==> flow/design.v <==
`timescale 1ns / 1ps
module valid_ready_FF #(
    parameter DATA_WIDTH = 128
)
(
    input clk,
    input reset,
    input                   i_valid,
    output                  i_ready,
    input  [DATA_WIDTH-1:0] i_data,
    output reg                  o_valid,
    input                       o_ready,
    output reg [DATA_WIDTH-1:0] o_data
);
    assign i_ready = o_ready | ~o_valid;
    always @(posedge clk) begin
        if(reset) begin
            o_valid <= 1'b0;
            o_data  <= 'd0;
        end
        else if(i_ready) begin
            o_valid <= i_valid;
            o_data  <= i_data;
        end
    end
endmodule
`timescale 1ns / 1ps
module dct_4x4 #(
    parameter PERF_OPT_ROW = 0,
    parameter PERF_OPT_COL = 0
)
(
    input clk,
    input reset,
    input          i_valid,
    output         i_ready,
    input  [255:0] i_data,
    output         o_valid,
    input          o_ready,
    output [255:0] o_data
);
    wire [127:0] i_data_128;
    wire         w_valid;
    wire         w_ready;
    wire [127:0] w_data;
    reg row_valid;
    reg col_valid;
    reg weight_valid;
    reg dct_valid;
    wire row_ready;
    wire col_ready;
    wire weight_ready;
    wire dct_ready;
    wire        [7:0] x[0:3][0:3];
    reg signed [11:0] row_out[0:3][0:3];
    reg signed [14:0] col_out[0:3][0:3];
    reg signed [19:0] weight_out[0:3][0:3];
    reg signed [15:0] dct_out[0:3][0:3];
    wire signed [5:0] coeff_A = 6'b0_00011;   
    wire signed [5:0] coeff_B = 6'b0_00101;   
    wire signed [5:0] coeff_C = 6'b0_01000;   
    genvar i,j;
    integer n, m;
    generate
        for(i=0; i<4; i=i+1) begin
            for(j=0; j<4; j=j+1) begin
                assign i_data_128[(32*i+8*j)+:8] = i_data[(64*i+16*j)+:8];
            end
        end
    endgenerate
    valid_ready_FF #(128) u_valid_ready_FF(
        clk, reset, i_valid, i_ready, i_data_128, w_valid, w_ready, w_data
    );
    generate
        for(i=0; i<4; i=i+1) begin
            for(j=0; j<4; j=j+1) begin
                assign x[i][j] = w_data[127-(32*i+8*j)-:8];
            end
        end
    endgenerate
    generate
    if(~PERF_OPT_ROW) begin
        assign w_ready = row_ready | ~row_valid;
        always @(posedge clk) begin
            if(reset) begin
                row_valid <= 'd0;
                for(n=0; n<4; n=n+1) begin
                    for(m=0; m<4; m=m+1) begin
                        row_out[n][m] <= 'd0;
                    end
                end
            end
            else if(w_ready) begin
                row_valid <= w_valid;
                row_out[0][0] <= x[0][0] + x[1][0] + x[2][0] + x[3][0];
                row_out[0][1] <= x[0][1] + x[1][1] + x[2][1] + x[3][1];
                row_out[0][2] <= x[0][2] + x[1][2] + x[2][2] + x[3][2];
                row_out[0][3] <= x[0][3] + x[1][3] + x[2][3] + x[3][3];
                row_out[1][0] <= (x[0][0]<<1) + x[1][0] - x[2][0] - (x[3][0]<<1);
                row_out[1][1] <= (x[0][1]<<1) + x[1][1] - x[2][1] - (x[3][1]<<1);
                row_out[1][2] <= (x[0][2]<<1) + x[1][2] - x[2][2] - (x[3][2]<<1);
                row_out[1][3] <= (x[0][3]<<1) + x[1][3] - x[2][3] - (x[3][3]<<1);
                row_out[2][0] <= x[0][0] - x[1][0] - x[2][0] + x[3][0];
                row_out[2][1] <= x[0][1] - x[1][1] - x[2][1] + x[3][1];
                row_out[2][2] <= x[0][2] - x[1][2] - x[2][2] + x[3][2];
                row_out[2][3] <= x[0][3] - x[1][3] - x[2][3] + x[3][3];
                row_out[3][0] <= x[0][0] - (x[1][0]<<1) + (x[2][0]<<1) - x[3][0];
                row_out[3][1] <= x[0][1] - (x[1][1]<<1) + (x[2][1]<<1) - x[3][1];
                row_out[3][2] <= x[0][2] - (x[1][2]<<1) + (x[2][2]<<1) - x[3][2];
                row_out[3][3] <= x[0][3] - (x[1][3]<<1) + (x[2][3]<<1) - x[3][3];
            end
        end
    end
    else if(PERF_OPT_ROW) begin
        assign w_ready = row_ready;
        always @(*) begin
            row_valid = w_valid;
            row_out[0][0] = x[0][0] + x[1][0] + x[2][0] + x[3][0];
            row_out[0][1] = x[0][1] + x[1][1] + x[2][1] + x[3][1];
            row_out[0][2] = x[0][2] + x[1][2] + x[2][2] + x[3][2];
            row_out[0][3] = x[0][3] + x[1][3] + x[2][3] + x[3][3];
            row_out[1][0] = (x[0][0]<<1) + x[1][0] - x[2][0] - (x[3][0]<<1);
            row_out[1][1] = (x[0][1]<<1) + x[1][1] - x[2][1] - (x[3][1]<<1);
            row_out[1][2] = (x[0][2]<<1) + x[1][2] - x[2][2] - (x[3][2]<<1);
            row_out[1][3] = (x[0][3]<<1) + x[1][3] - x[2][3] - (x[3][3]<<1);
            row_out[2][0] = x[0][0] - x[1][0] - x[2][0] + x[3][0];
            row_out[2][1] = x[0][1] - x[1][1] - x[2][1] + x[3][1];
            row_out[2][2] = x[0][2] - x[1][2] - x[2][2] + x[3][2];
            row_out[2][3] = x[0][3] - x[1][3] - x[2][3] + x[3][3];
            row_out[3][0] = x[0][0] - (x[1][0]<<1) + (x[2][0]<<1) - x[3][0];
            row_out[3][1] = x[0][1] - (x[1][1]<<1) + (x[2][1]<<1) - x[3][1];
            row_out[3][2] = x[0][2] - (x[1][2]<<1) + (x[2][2]<<1) - x[3][2];
            row_out[3][3] = x[0][3] - (x[1][3]<<1) + (x[2][3]<<1) - x[3][3];
        end
    end
    endgenerate
    generate
    if(~PERF_OPT_COL) begin
        assign row_ready = col_ready | ~col_valid;
        always @(posedge clk) begin
            if(reset) begin
                col_valid <= 'd0;
                for(n=0; n<4; n=n+1) begin
                    for(m=0; m<4; m=m+1) begin
                        col_out[n][m] <= 'd0;
                    end
                end
            end
            else if(row_ready) begin
                col_valid <= row_valid;
                col_out[0][0] <= row_out[0][0] + row_out[0][1] + row_out[0][2] + row_out[0][3];
                col_out[1][0] <= row_out[1][0] + row_out[1][1] + row_out[1][2] + row_out[1][3];
                col_out[2][0] <= row_out[2][0] + row_out[2][1] + row_out[2][2] + row_out[2][3];
                col_out[3][0] <= row_out[3][0] + row_out[3][1] + row_out[3][2] + row_out[3][3];
                col_out[0][1] <= (row_out[0][0]<<1) + row_out[0][1] - row_out[0][2] - (row_out[0][3]<<1);
                col_out[1][1] <= (row_out[1][0]<<1) + row_out[1][1] - row_out[1][2] - (row_out[1][3]<<1);
                col_out[2][1] <= (row_out[2][0]<<1) + row_out[2][1] - row_out[2][2] - (row_out[2][3]<<1);
                col_out[3][1] <= (row_out[3][0]<<1) + row_out[3][1] - row_out[3][2] - (row_out[3][3]<<1);
                col_out[0][2] <= row_out[0][0] - row_out[0][1] - row_out[0][2] + row_out[0][3];
                col_out[1][2] <= row_out[1][0] - row_out[1][1] - row_out[1][2] + row_out[1][3];
                col_out[2][2] <= row_out[2][0] - row_out[2][1] - row_out[2][2] + row_out[2][3];
                col_out[3][2] <= row_out[3][0] - row_out[3][1] - row_out[3][2] + row_out[3][3];
                col_out[0][3] <= row_out[0][0] - (row_out[0][1]<<1) + (row_out[0][2]<<1) - row_out[0][3];
                col_out[1][3] <= row_out[1][0] - (row_out[1][1]<<1) + (row_out[1][2]<<1) - row_out[1][3];
                col_out[2][3] <= row_out[2][0] - (row_out[2][1]<<1) + (row_out[2][2]<<1) - row_out[2][3];
                col_out[3][3] <= row_out[3][0] - (row_out[3][1]<<1) + (row_out[3][2]<<1) - row_out[3][3];
            end
        end
    end
    else if(PERF_OPT_COL) begin
        assign row_ready = col_ready;
        always @(*) begin
            col_valid = row_valid;
            col_out[0][0] = row_out[0][0] + row_out[0][1] + row_out[0][2] + row_out[0][3];
            col_out[1][0] = row_out[1][0] + row_out[1][1] + row_out[1][2] + row_out[1][3];
            col_out[2][0] = row_out[2][0] + row_out[2][1] + row_out[2][2] + row_out[2][3];
            col_out[3][0] = row_out[3][0] + row_out[3][1] + row_out[3][2] + row_out[3][3];
            col_out[0][1] = (row_out[0][0]<<1) + row_out[0][1] - row_out[0][2] - (row_out[0][3]<<1);
            col_out[1][1] = (row_out[1][0]<<1) + row_out[1][1] - row_out[1][2] - (row_out[1][3]<<1);
            col_out[2][1] = (row_out[2][0]<<1) + row_out[2][1] - row_out[2][2] - (row_out[2][3]<<1);
            col_out[3][1] = (row_out[3][0]<<1) + row_out[3][1] - row_out[3][2] - (row_out[3][3]<<1);
            col_out[0][2] = row_out[0][0] - row_out[0][1] - row_out[0][2] + row_out[0][3];
            col_out[1][2] = row_out[1][0] - row_out[1][1] - row_out[1][2] + row_out[1][3];
            col_out[2][2] = row_out[2][0] - row_out[2][1] - row_out[2][2] + row_out[2][3];
            col_out[3][2] = row_out[3][0] - row_out[3][1] - row_out[3][2] + row_out[3][3];
            col_out[0][3] = row_out[0][0] - (row_out[0][1]<<1) + (row_out[0][2]<<1) - row_out[0][3];
            col_out[1][3] = row_out[1][0] - (row_out[1][1]<<1) + (row_out[1][2]<<1) - row_out[1][3];
            col_out[2][3] = row_out[2][0] - (row_out[2][1]<<1) + (row_out[2][2]<<1) - row_out[2][3];
            col_out[3][3] = row_out[3][0] - (row_out[3][1]<<1) + (row_out[3][2]<<1) - row_out[3][3];
        end
    end
    endgenerate
    assign col_ready = weight_ready | ~weight_valid;
    always @(posedge clk) begin
        if(reset) begin
            weight_valid <= 'd0;
            for(n=0; n<4; n=n+1) begin
                for(m=0; m<4; m=m+1) begin
                    weight_out[n][m] <= 'd0;
                end
            end
        end
        else if(col_ready) begin
            weight_valid <= col_valid;
            weight_out[0][0] <= coeff_C * col_out[0][0];
            weight_out[0][1] <= coeff_B * col_out[0][1];
            weight_out[0][2] <= coeff_C * col_out[0][2];
            weight_out[0][3] <= coeff_B * col_out[0][3];
            weight_out[1][0] <= coeff_B * col_out[1][0];
            weight_out[1][1] <= coeff_A * col_out[1][1];
            weight_out[1][2] <= coeff_B * col_out[1][2];
            weight_out[1][3] <= coeff_A * col_out[1][3];
            weight_out[2][0] <= coeff_C * col_out[2][0];
            weight_out[2][1] <= coeff_B * col_out[2][1];
            weight_out[2][2] <= coeff_C * col_out[2][2];
            weight_out[2][3] <= coeff_B * col_out[2][3];
            weight_out[3][0] <= coeff_B * col_out[3][0];
            weight_out[3][1] <= coeff_A * col_out[3][1];
            weight_out[3][2] <= coeff_B * col_out[3][2];
            weight_out[3][3] <= coeff_A * col_out[3][3];
        end
    end
    assign dct_ready    = o_ready;
    assign weight_ready = dct_ready | ~dct_valid;
    always @(posedge clk) begin
        if(reset) begin
            dct_valid <= 'd0;
            for(n=0; n<4; n=n+1) begin
                for(m=0; m<4; m=m+1) begin
                    dct_out[n][m] <= 'd0;
                end
            end
        end
        else if(weight_ready) begin
            dct_valid <= weight_valid;
            dct_out[0][0] <= {weight_out[0][0][19], weight_out[0][0][15:5], weight_out[0][0][4:1]};
            dct_out[0][1] <= {weight_out[0][1][19], weight_out[0][1][15:5], weight_out[0][1][4:1]};
            dct_out[0][2] <= {weight_out[0][2][19], weight_out[0][2][15:5], weight_out[0][2][4:1]};
            dct_out[0][3] <= {weight_out[0][3][19], weight_out[0][3][15:5], weight_out[0][3][4:1]};
            dct_out[1][0] <= {weight_out[1][0][19], weight_out[1][0][15:5], weight_out[1][0][4:1]};
            dct_out[1][1] <= {weight_out[1][1][19], weight_out[1][1][15:5], weight_out[1][1][4:1]};
            dct_out[1][2] <= {weight_out[1][2][19], weight_out[1][2][15:5], weight_out[1][2][4:1]};
            dct_out[1][3] <= {weight_out[1][3][19], weight_out[1][3][15:5], weight_out[1][3][4:1]};
            dct_out[2][0] <= {weight_out[2][0][19], weight_out[2][0][15:5], weight_out[2][0][4:1]};
            dct_out[2][1] <= {weight_out[2][1][19], weight_out[2][1][15:5], weight_out[2][1][4:1]};
            dct_out[2][2] <= {weight_out[2][2][19], weight_out[2][2][15:5], weight_out[2][2][4:1]};
            dct_out[2][3] <= {weight_out[2][3][19], weight_out[2][3][15:5], weight_out[2][3][4:1]};
            dct_out[3][0] <= {weight_out[3][0][19], weight_out[3][0][15:5], weight_out[3][0][4:1]};
            dct_out[3][1] <= {weight_out[3][1][19], weight_out[3][1][15:5], weight_out[3][1][4:1]};
            dct_out[3][2] <= {weight_out[3][2][19], weight_out[3][2][15:5], weight_out[3][2][4:1]};
            dct_out[3][3] <= {weight_out[3][3][19], weight_out[3][3][15:5], weight_out[3][3][4:1]};
        end
    end
    assign o_valid = dct_valid;
    assign o_data = {
        dct_out[0][0], dct_out[0][1], dct_out[0][2], dct_out[0][3],
        dct_out[1][0], dct_out[1][1], dct_out[1][2], dct_out[1][3],
        dct_out[2][0], dct_out[2][1], dct_out[2][2], dct_out[2][3],
        dct_out[3][0], dct_out[3][1], dct_out[3][2], dct_out[3][3]
    };
endmodule
`timescale 1ns / 1ps
module dct_4x4_core (
    input          clk,
    input          reset,
    input          i_valid,
    output         i_ready,
    input  [255:0] i_data,
    output         o_valid,
    input          o_ready,
    output [255:0] o_data
);
    dct_4x4 #(
        .PERF_OPT_ROW(1),
        .PERF_OPT_COL(1)
    ) u_dct_4x4 (
        .clk    (clk),
        .reset  (reset),
        .i_valid(i_valid),
        .i_ready(i_ready),
        .i_data (i_data),
        .o_valid(o_valid),
        .o_ready(o_ready),
        .o_data (o_data)
    );
endmodule
# Reports on dct_4x4_core
# Module dct_4x4_core before and after one edit of its RTL, step after step.
# "orig" refers to lines of the RTL above, "edited" to lines of the edited file.
# "change" is "edited" less "orig", of the values as shown.
# Cell names lack the library's common part.
# Not given: -
[inputs] top="dct_4x4_core" clock_port="clk" cell_library="sky130hd" corner="tt_025C_1v80"

# The edit
# The edit as a unified diff against the file above.
# A script made this edit. It changes what the design does and was not meant as an optimisation.
# begin of diff
@@ -11,5 +11,5 @@
     output reg                  o_valid,
     input                       o_ready,
-    output reg [DATA_WIDTH-1:0] o_data
+    output reg [DATA_WIDTH-2:0] o_data
 );
     assign i_ready = o_ready | ~o_valid;
# end of diff

# Word level
# Yosys after proc, flatten, opt, wreduce and memory -nomap, before mapping. Enables and synchronous resets that opt folds into registers are not counted as muxes. Print and check cells are not counted. Equal cells are merged and count once.
[word_totals] element="reg_bits" orig=1113 edited=1112 change=-1
[word_totals] element="latch_bits" orig=0 edited=0 change=0
[word_totals] element="ram_bits" orig=0 edited=0 change=0
[word_totals] element="rom_bits" orig=0 edited=0 change=0
[word_totals] element="clocked_rd_ports_x_width" orig=0 edited=0 change=0
[word_totals] element="n_memories" orig=0 edited=0 change=0
[word_totals] element="inputBits" orig=260 edited=260 change=0
[word_totals] element="out_inout_bits" orig=258 edited=258 change=0
[word_totals] element="wordCells" orig=188 edited=188 change=0
[op_classes] element="addsub" orig=96 edited=96 change=0
[op_classes] element="mul" orig=12 edited=12 change=0
[op_classes] element="n_div" orig=0 edited=0 change=0
[op_classes] element="cmp" orig=0 edited=0 change=0
[op_classes] element="n_eq" orig=0 edited=0 change=0
[op_classes] element="n_shift" orig=0 edited=0 change=0
[op_classes] element="muxes" orig=0 edited=0 change=0
[op_classes] element="logic" orig=10 edited=10 change=0
[op_classes] element="reduce_and_logical" orig=0 edited=0 change=0
[ops] cell="9-bit by 8-bit adder with 10-bit output" orig=4 edited=3 change=-1
[ops] cell="8-bit by 8-bit subtractor with 9-bit output" orig=4 edited=3 change=-1
[ops] cell="8-bit by 9-bit subtractor with 10-bit output" orig=4 edited=3 change=-1
[ops] cell="7-bit by 8-bit adder with 9-bit output" orig=0 edited=1 change=1
[ops] cell="7-bit by 8-bit subtractor with 9-bit output" orig=0 edited=1 change=1
[ops] cell="7-bit by 9-bit subtractor with 10-bit output" orig=0 edited=1 change=1
[ops] cell="12-bit by 8-bit adder with 12-bit output" orig=12 edited=12 change=0
[ops] cell="12-bit by 8-bit subtractor with 12-bit output" orig=12 edited=12 change=0
[ops] cell="13-bit by 12-bit adder with 14-bit output" orig=8 edited=8 change=0
[ops] cell="15-bit by 12-bit adder with 15-bit output" orig=8 edited=8 change=0
[ops] cell="4-bit by 15-bit multiplier with 19-bit output (first input constant)" orig=8 edited=8 change=0
[ops] cell="1-bit inverter" orig=5 edited=5 change=0
[ops] cell="1-bit bitwise OR" orig=5 edited=5 change=0
[ops] cell="12-bit by 12-bit adder with 13-bit output" orig=4 edited=4 change=0
[ops] cell="12-bit by 9-bit adder with 12-bit output" orig=4 edited=4 change=0
[ops] cell="14-bit by 13-bit adder with 15-bit output" orig=4 edited=4 change=0
[ops] cell="8-bit by 8-bit adder with 9-bit output" orig=4 edited=4 change=0
[ops] cell="3-bit by 15-bit multiplier with 18-bit output (first input constant)" orig=4 edited=4 change=0
[ops] cell="12-bit by 12-bit subtractor with 13-bit output" orig=4 edited=4 change=0
[ops] cell="12-bit by 13-bit subtractor with 14-bit output" orig=4 edited=4 change=0
[ops] cell="12-bit by 9-bit subtractor with 12-bit output" orig=4 edited=4 change=0
[ops] cell="13-bit by 12-bit subtractor with 14-bit output" orig=4 edited=4 change=0
[ops] cell="14-bit by 12-bit subtractor with 15-bit output" orig=4 edited=4 change=0
[ops] cell="15-bit by 12-bit subtractor with 15-bit output" orig=4 edited=4 change=0
[ops] cell="15-bit by 13-bit subtractor with 15-bit output" orig=4 edited=4 change=0

# Logic depth
# Yosys ltp: most cells in a row. Word level: on the elaborated netlist, between registers, memories and ports. Mapped: between sequential cells and ports; inverters and the memories' decode and read muxes count.
[depth] element="word_depth" orig=6 edited=6 change=0
[depth] element="ABC_AREA" orig="0" edited="0"
[depth] element="depth_mapped" orig=20 edited=20 change=0

# Synthesis result
# Source: synth_stat.txt of the flow (Yosys; design flattened, memories mapped). It holds for the ABC_AREA given above (unset counts as 0); a run with the other value may have another netlist.
[mapped] element="cells" orig=9079 edited=9097 change=18
[mapped] element="mapped_area_um2" orig=76342.0 edited=76276.9 change=-65.1
[mapped] element="seqArea_um2" orig=20940.1 edited=20920.1 change=-20.0
[mapped] element="ff_cells" orig=1046 edited=1045 change=-1
[types] type="o21ai_0" orig=254 edited=327 change=73
[types] type="o21ai_1" orig=57 edited=13 change=-44
[types] type="nor2_1" orig=333 edited=368 change=35
[types] type="nand2_1" orig=1779 edited=1746 change=-33
[types] type="a21oi_1" orig=1183 edited=1157 change=-26
[types] type="buf_2" orig=85 edited=61 change=-24
[types] type="o311ai_1" orig=24 edited=4 change=-20
[types] type="o311ai_0" orig=2 edited=21 change=19
[types] type="inv_1" orig=654 edited=670 change=16
[types] type="a211oi_1" orig=135 edited=150 change=15
[types] type="nor2b_1" orig=85 edited=72 change=-13
[types] type="a21boi_0" orig=25 edited=38 change=13
[types] type="o21a_1" orig=81 edited=69 change=-12
[types] type="buf_1" orig=23 edited=35 change=12
[types] type="mux2i_1" orig=19 edited=7 change=-12
[types] type="a21o_1" orig=165 edited=176 change=11
[types] type="or3_1" orig=56 edited=67 change=11
[types] type="nand2b_1" orig=45 edited=56 change=11
# Not every row of either side is listed.
# The figures by module come from a second, unflattened synthesis with its own total; it is not the netlist above.
[hier_totals] element="cells_unflattened" orig=8666 edited=8748 change=82
[hier_totals] element="area_unflattened_um2" orig=75608.8 edited=76500.9 change=892.1
# Rows give one instance, submodules left out.
[modules_orig] module="dct_4x4" n_inst=1 cells=8079 area_um2=69718.1 seq_area_um2=18297.5
[modules_orig] module="valid_ready_FF #(DATA_WIDTH=128)" n_inst=1 cells=587 area_um2=5890.6 seq_area_um2=2582.5
[modules_orig] module="dct_4x4_core" n_inst=1 cells=0 area_um2=0.0 seq_area_um2=0.0
[modules_edited] module="dct_4x4" n_inst=1 cells=8165 area_um2=70074.7 seq_area_um2=18277.5
[modules_edited] module="valid_ready_FF #(DATA_WIDTH=128)" n_inst=1 cells=583 area_um2=6426.2 seq_area_um2=2562.5
[modules_edited] module="dct_4x4_core" n_inst=1 cells=0 area_um2=0.0 seq_area_um2=0.0

# Timing after synthesis
# Source: OpenSTA report_checks on the synthesized netlist (no wires, ideal clock, input and output delay 20% of the period each), path of least setup slack; recovery checks are left aside. Register names are those of the netlist, which keeps one name where synthesis merged equal registers.
[synth_timing] element="kind" orig="flip-flop to flip-flop" edited="flip-flop to flip-flop"
[synth_timing] element="from" orig="register u_dct_4x4.row_out" edited="register u_dct_4x4.row_out"
[synth_timing] element="to" orig="register u_dct_4x4.col_out" edited="register u_dct_4x4.col_out"
[synth_timing] element="period_ns" orig=5.0 edited=5.0 change=0.0
[synth_timing] element="setup_ns" orig=0.119 edited=0.125 change=0.006
[synth_timing] element="launch_ns" orig=0.000 edited=0.000 change=0.000
[synth_timing] element="t_arrival_ns" orig=4.211 edited=4.256 change=0.045
[synth_timing] element="t_required_ns" orig=4.881 edited=4.875 change=-0.006
[synth_timing] element="setup_slack_ns" orig=0.671 edited=0.619 change=-0.052
[synth_timing] element="path_delay_ns" orig=4.330 edited=4.381 change=0.051
[synth_timing] element="stages" orig=19 edited=20 change=1
[synth_timing] element="n_path_buf" orig=0 edited=1 change=1
[synth_timing] element="synth_period_reached_ns" orig=4.329 edited=4.381 change=0.052
# "path_delay_ns" = arrival - input delay + setup time.
# "stages": output pins that drive a net of the path, with the launching flip-flop's if there is one; two outputs of one cell count as two.
# "synth_period_reached_ns" is the clock period less the worst setup slack; recovery checks do not enter. This is arithmetic on one report: input and output delays are still those of the set period (20% each).
# An end named without its bit number is one bit of that signal or, where synthesis recoded a state register, one of its new flip-flops.
# The rows between start and end are the longest chain of elaborated cells between them; the timing report does not say that the signal goes this way. Where chains are equally long, one stands for them.
# Each line given opens the expression or statement behind the cell; cells for indexed reads and writes are added by Yosys, which also makes memories of some case tables.
[synth_between_orig] cell_sequence="dfxtp_1 fa_1 inv_1 ha_1 or2_1 fa_1 a21o_1 a21oi_1 o21a_1 nor3_1 a2111oi_1 xnor2_1 ha_1 nor2b_1 o21ai_0 nand2b_1 a221oi_1 xor2_1 o21ai_1" elab_chain_len=2 cone_cells=2 cone_lines=1 cone_classes="add/sub: 2"
[synth_rtl_orig] element="start: declaration" line=55 rtl="reg signed [11:0] row_out[0:3][0:3];"
[synth_rtl_orig] element="start: assignment" line=89 rtl="row_out[n][m] <= 'd0;"
[synth_rtl_orig] element="13-bit by 12-bit subtractor with 14-bit output" line=160 rtl="col_out[1][2] <= row_out[1][0] - row_out[1][1] - row_out[1][2] + row_out[1][3];"
[synth_rtl_orig] element="15-bit by 12-bit adder with 15-bit output" line=160
[synth_rtl_orig] element="end: assignment" line=145 rtl="col_out[n][m] <= 'd0;"
[synth_rtl_orig] element="end: declaration" line=56 rtl="reg signed [14:0] col_out[0:3][0:3];"
[synth_between_edited] cell_sequence="dfxtp_1 fa_1 inv_1 ha_1 or2_2 fa_1 a21o_1 a21oi_1 o21ai_0 a21o_1 a21oi_1 xnor2_1 ha_1 clkbuf_1 o21ai_0 a41oi_1 or3_1 a221oi_2 xnor2_1 o21ai_1" elab_chain_len=2 cone_cells=2 cone_lines=1 cone_classes="add/sub: 2"
[synth_rtl_edited] element="start: declaration" line=55 rtl="reg signed [11:0] row_out[0:3][0:3];"
[synth_rtl_edited] element="start: assignment" line=89 rtl="row_out[n][m] <= 'd0;"
[synth_rtl_edited] element="13-bit by 12-bit subtractor with 14-bit output" line=162 rtl="col_out[3][2] <= row_out[3][0] - row_out[3][1] - row_out[3][2] + row_out[3][3];"
[synth_rtl_edited] element="15-bit by 12-bit adder with 15-bit output" line=162
[synth_rtl_edited] element="end: assignment" line=145 rtl="col_out[n][m] <= 'd0;"
[synth_rtl_edited] element="end: declaration" line=56 rtl="reg signed [14:0] col_out[0:3][0:3];"

# Timing after layout
# From the final timing report of the runs of pair 1: the path of least setup slack in the routed layout; clock arrival at registers is part of the times.
[layout_timing] element="kind" orig="flip-flop to flip-flop" edited="flip-flop to flip-flop"
[layout_timing] element="from" orig="register u_dct_4x4.row_out" edited="register u_dct_4x4.row_out"
[layout_timing] element="to" orig="register u_dct_4x4.col_out" edited="register u_dct_4x4.col_out"
[layout_timing] element="period_ns" orig=4.74 edited=4.74 change=0.00
[layout_timing] element="setup_ns" orig=0.12 edited=0.11 change=-0.01
[layout_timing] element="launch_ns" orig=0.76 edited=0.75 change=-0.01
[layout_timing] element="t_arrival_ns" orig=5.10 edited=5.24 change=0.14
[layout_timing] element="t_required_ns" orig=5.40 edited=5.41 change=0.01
[layout_timing] element="setup_slack_ns" orig=0.31 edited=0.18 change=-0.13
[layout_timing] element="stages" orig=20 edited=19 change=-1
[layout_timing] element="n_path_buf" orig=2 edited=0 change=-2
# An end named without its bit number is one bit of that signal or, where synthesis recoded a state register, one of its new flip-flops.
# The rows between start and end are the longest chain of elaborated cells between them; the timing report does not say that the signal goes this way. Where chains are equally long, one stands for them.
[layout_between_orig] cell_sequence="dfxtp_1 fa_1 inv_1 ha_1 or2_2 fa_1 a21o_1 a21oi_2 buf_4 o21a_1 nor3_1 a2111oi_2 buf_4 a21oi_1 xor2_1 ha_2 a21o_1 a31oi_2 xor2_1 o21ai_0" elab_chain_len=2 cone_cells=2 cone_lines=1 cone_classes="add/sub: 2"
[layout_rtl_orig] element="start: declaration" line=55 rtl="reg signed [11:0] row_out[0:3][0:3];"
[layout_rtl_orig] element="start: assignment" line=89 rtl="row_out[n][m] <= 'd0;"
[layout_rtl_orig] element="13-bit by 12-bit subtractor with 14-bit output" line=162 rtl="col_out[3][2] <= row_out[3][0] - row_out[3][1] - row_out[3][2] + row_out[3][3];"
[layout_rtl_orig] element="15-bit by 12-bit adder with 15-bit output" line=162
[layout_rtl_orig] element="end: assignment" line=145 rtl="col_out[n][m] <= 'd0;"
[layout_rtl_orig] element="end: declaration" line=56 rtl="reg signed [14:0] col_out[0:3][0:3];"
[layout_between_edited] cell_sequence="dfxtp_1 fa_2 inv_1 ha_1 or2_2 fa_1 a21o_1 a21oi_2 o21bai_1 a21oi_1 xnor2_1 ha_1 a21o_1 a21oi_1 a41oi_1 or3_1 a221oi_2 xnor2_1 o21ai_1" elab_chain_len=3 cone_cells=3 cone_lines=1 cone_classes="add/sub: 3"
[layout_rtl_edited] element="start: declaration" line=55 rtl="reg signed [11:0] row_out[0:3][0:3];"
[layout_rtl_edited] element="start: assignment" line=89 rtl="row_out[n][m] <= 'd0;"
[layout_rtl_edited] element="12-bit by 12-bit subtractor with 13-bit output" line=162 rtl="col_out[3][2] <= row_out[3][0] - row_out[3][1] - row_out[3][2] + row_out[3][3];"
[layout_rtl_edited] element="13-bit by 12-bit subtractor with 14-bit output" line=162
[layout_rtl_edited] element="15-bit by 12-bit adder with 15-bit output" line=162
[layout_rtl_edited] element="end: assignment" line=145 rtl="col_out[n][m] <= 'd0;"
[layout_rtl_edited] element="end: declaration" line=56 rtl="reg signed [14:0] col_out[0:3][0:3];"

# Flow runs
# Runs of the flow (Yosys, OpenROAD) on both versions; the two runs of a pair have the same settings. The constraints put input and output delay at 20% of the set period each and load the outputs with 0.01 pF.
[settings_pair_1] CORE_UTILIZATION=40 PLACE_DENSITY=0.6 period_ns=4.74 CAP_MARGIN=20 CORE_MARGIN=2 SLEW_MARGIN=20
[measured_pair_1] element="synthesis_area_um2" orig=76342.0 edited=76276.9 change=-65.1
[measured_pair_1] element="design_die_area_um2" orig=194366.0 edited=194203.0 change=-163.0
[measured_pair_1] element="final_cell_area_um2" orig=87101.0 edited=87000.9 change=-100.1
[measured_pair_1] element="fin_util_pct" orig=45.8 edited=45.8 change=0.0
[measured_pair_1] element="worstSetupSlack_ns" orig=0.306 edited=0.177 change=-0.129
[measured_pair_1] element="final_setup_tns_ns" orig=0.000 edited=0.000 change=0.000
[measured_pair_1] element="hold_ws_ns" orig=0.448 edited=0.441 change=-0.007
[measured_pair_1] element="achieved_period_ns" orig=4.434 edited=4.563 change=0.129
[settings_pair_2] ABC_AREA=0 CORE_UTILIZATION=31 GPL_TIMING_DRIVEN=1 MIN_ROUTING_LAYER="met1" PLACE_DENSITY_LB_ADDON=0.15 SETUP_SLACK_MARGIN=1.12 SLEW_MARGIN=10 period_ns=4.23 CAP_MARGIN=20 CORE_MARGIN=2
[measured_pair_2] element="synthesis_area_um2" orig=76342.0 edited=76276.9 change=-65.1
[measured_pair_2] element="design_die_area_um2" orig=250250.0 edited=250040.0 change=-210.0
[measured_pair_2] element="final_cell_area_um2" orig=98668.4 edited=95227.6 change=-3440.8
[measured_pair_2] element="fin_util_pct" orig=40.2 edited=38.8 change=-1.4
[measured_pair_2] element="worstSetupSlack_ns" orig=0.169 edited=0.014 change=-0.155
[measured_pair_2] element="final_setup_tns_ns" orig=0.000 edited=0.000 change=0.000
[measured_pair_2] element="hold_ws_ns" orig=0.445 edited=0.447 change=0.002
[measured_pair_2] element="achieved_period_ns" orig=4.061 edited=4.216 change=0.155
# "achieved_period_ns" = clock period - worst setup slack. The figure is calculated, with input and output delays left at 20% of the set period.
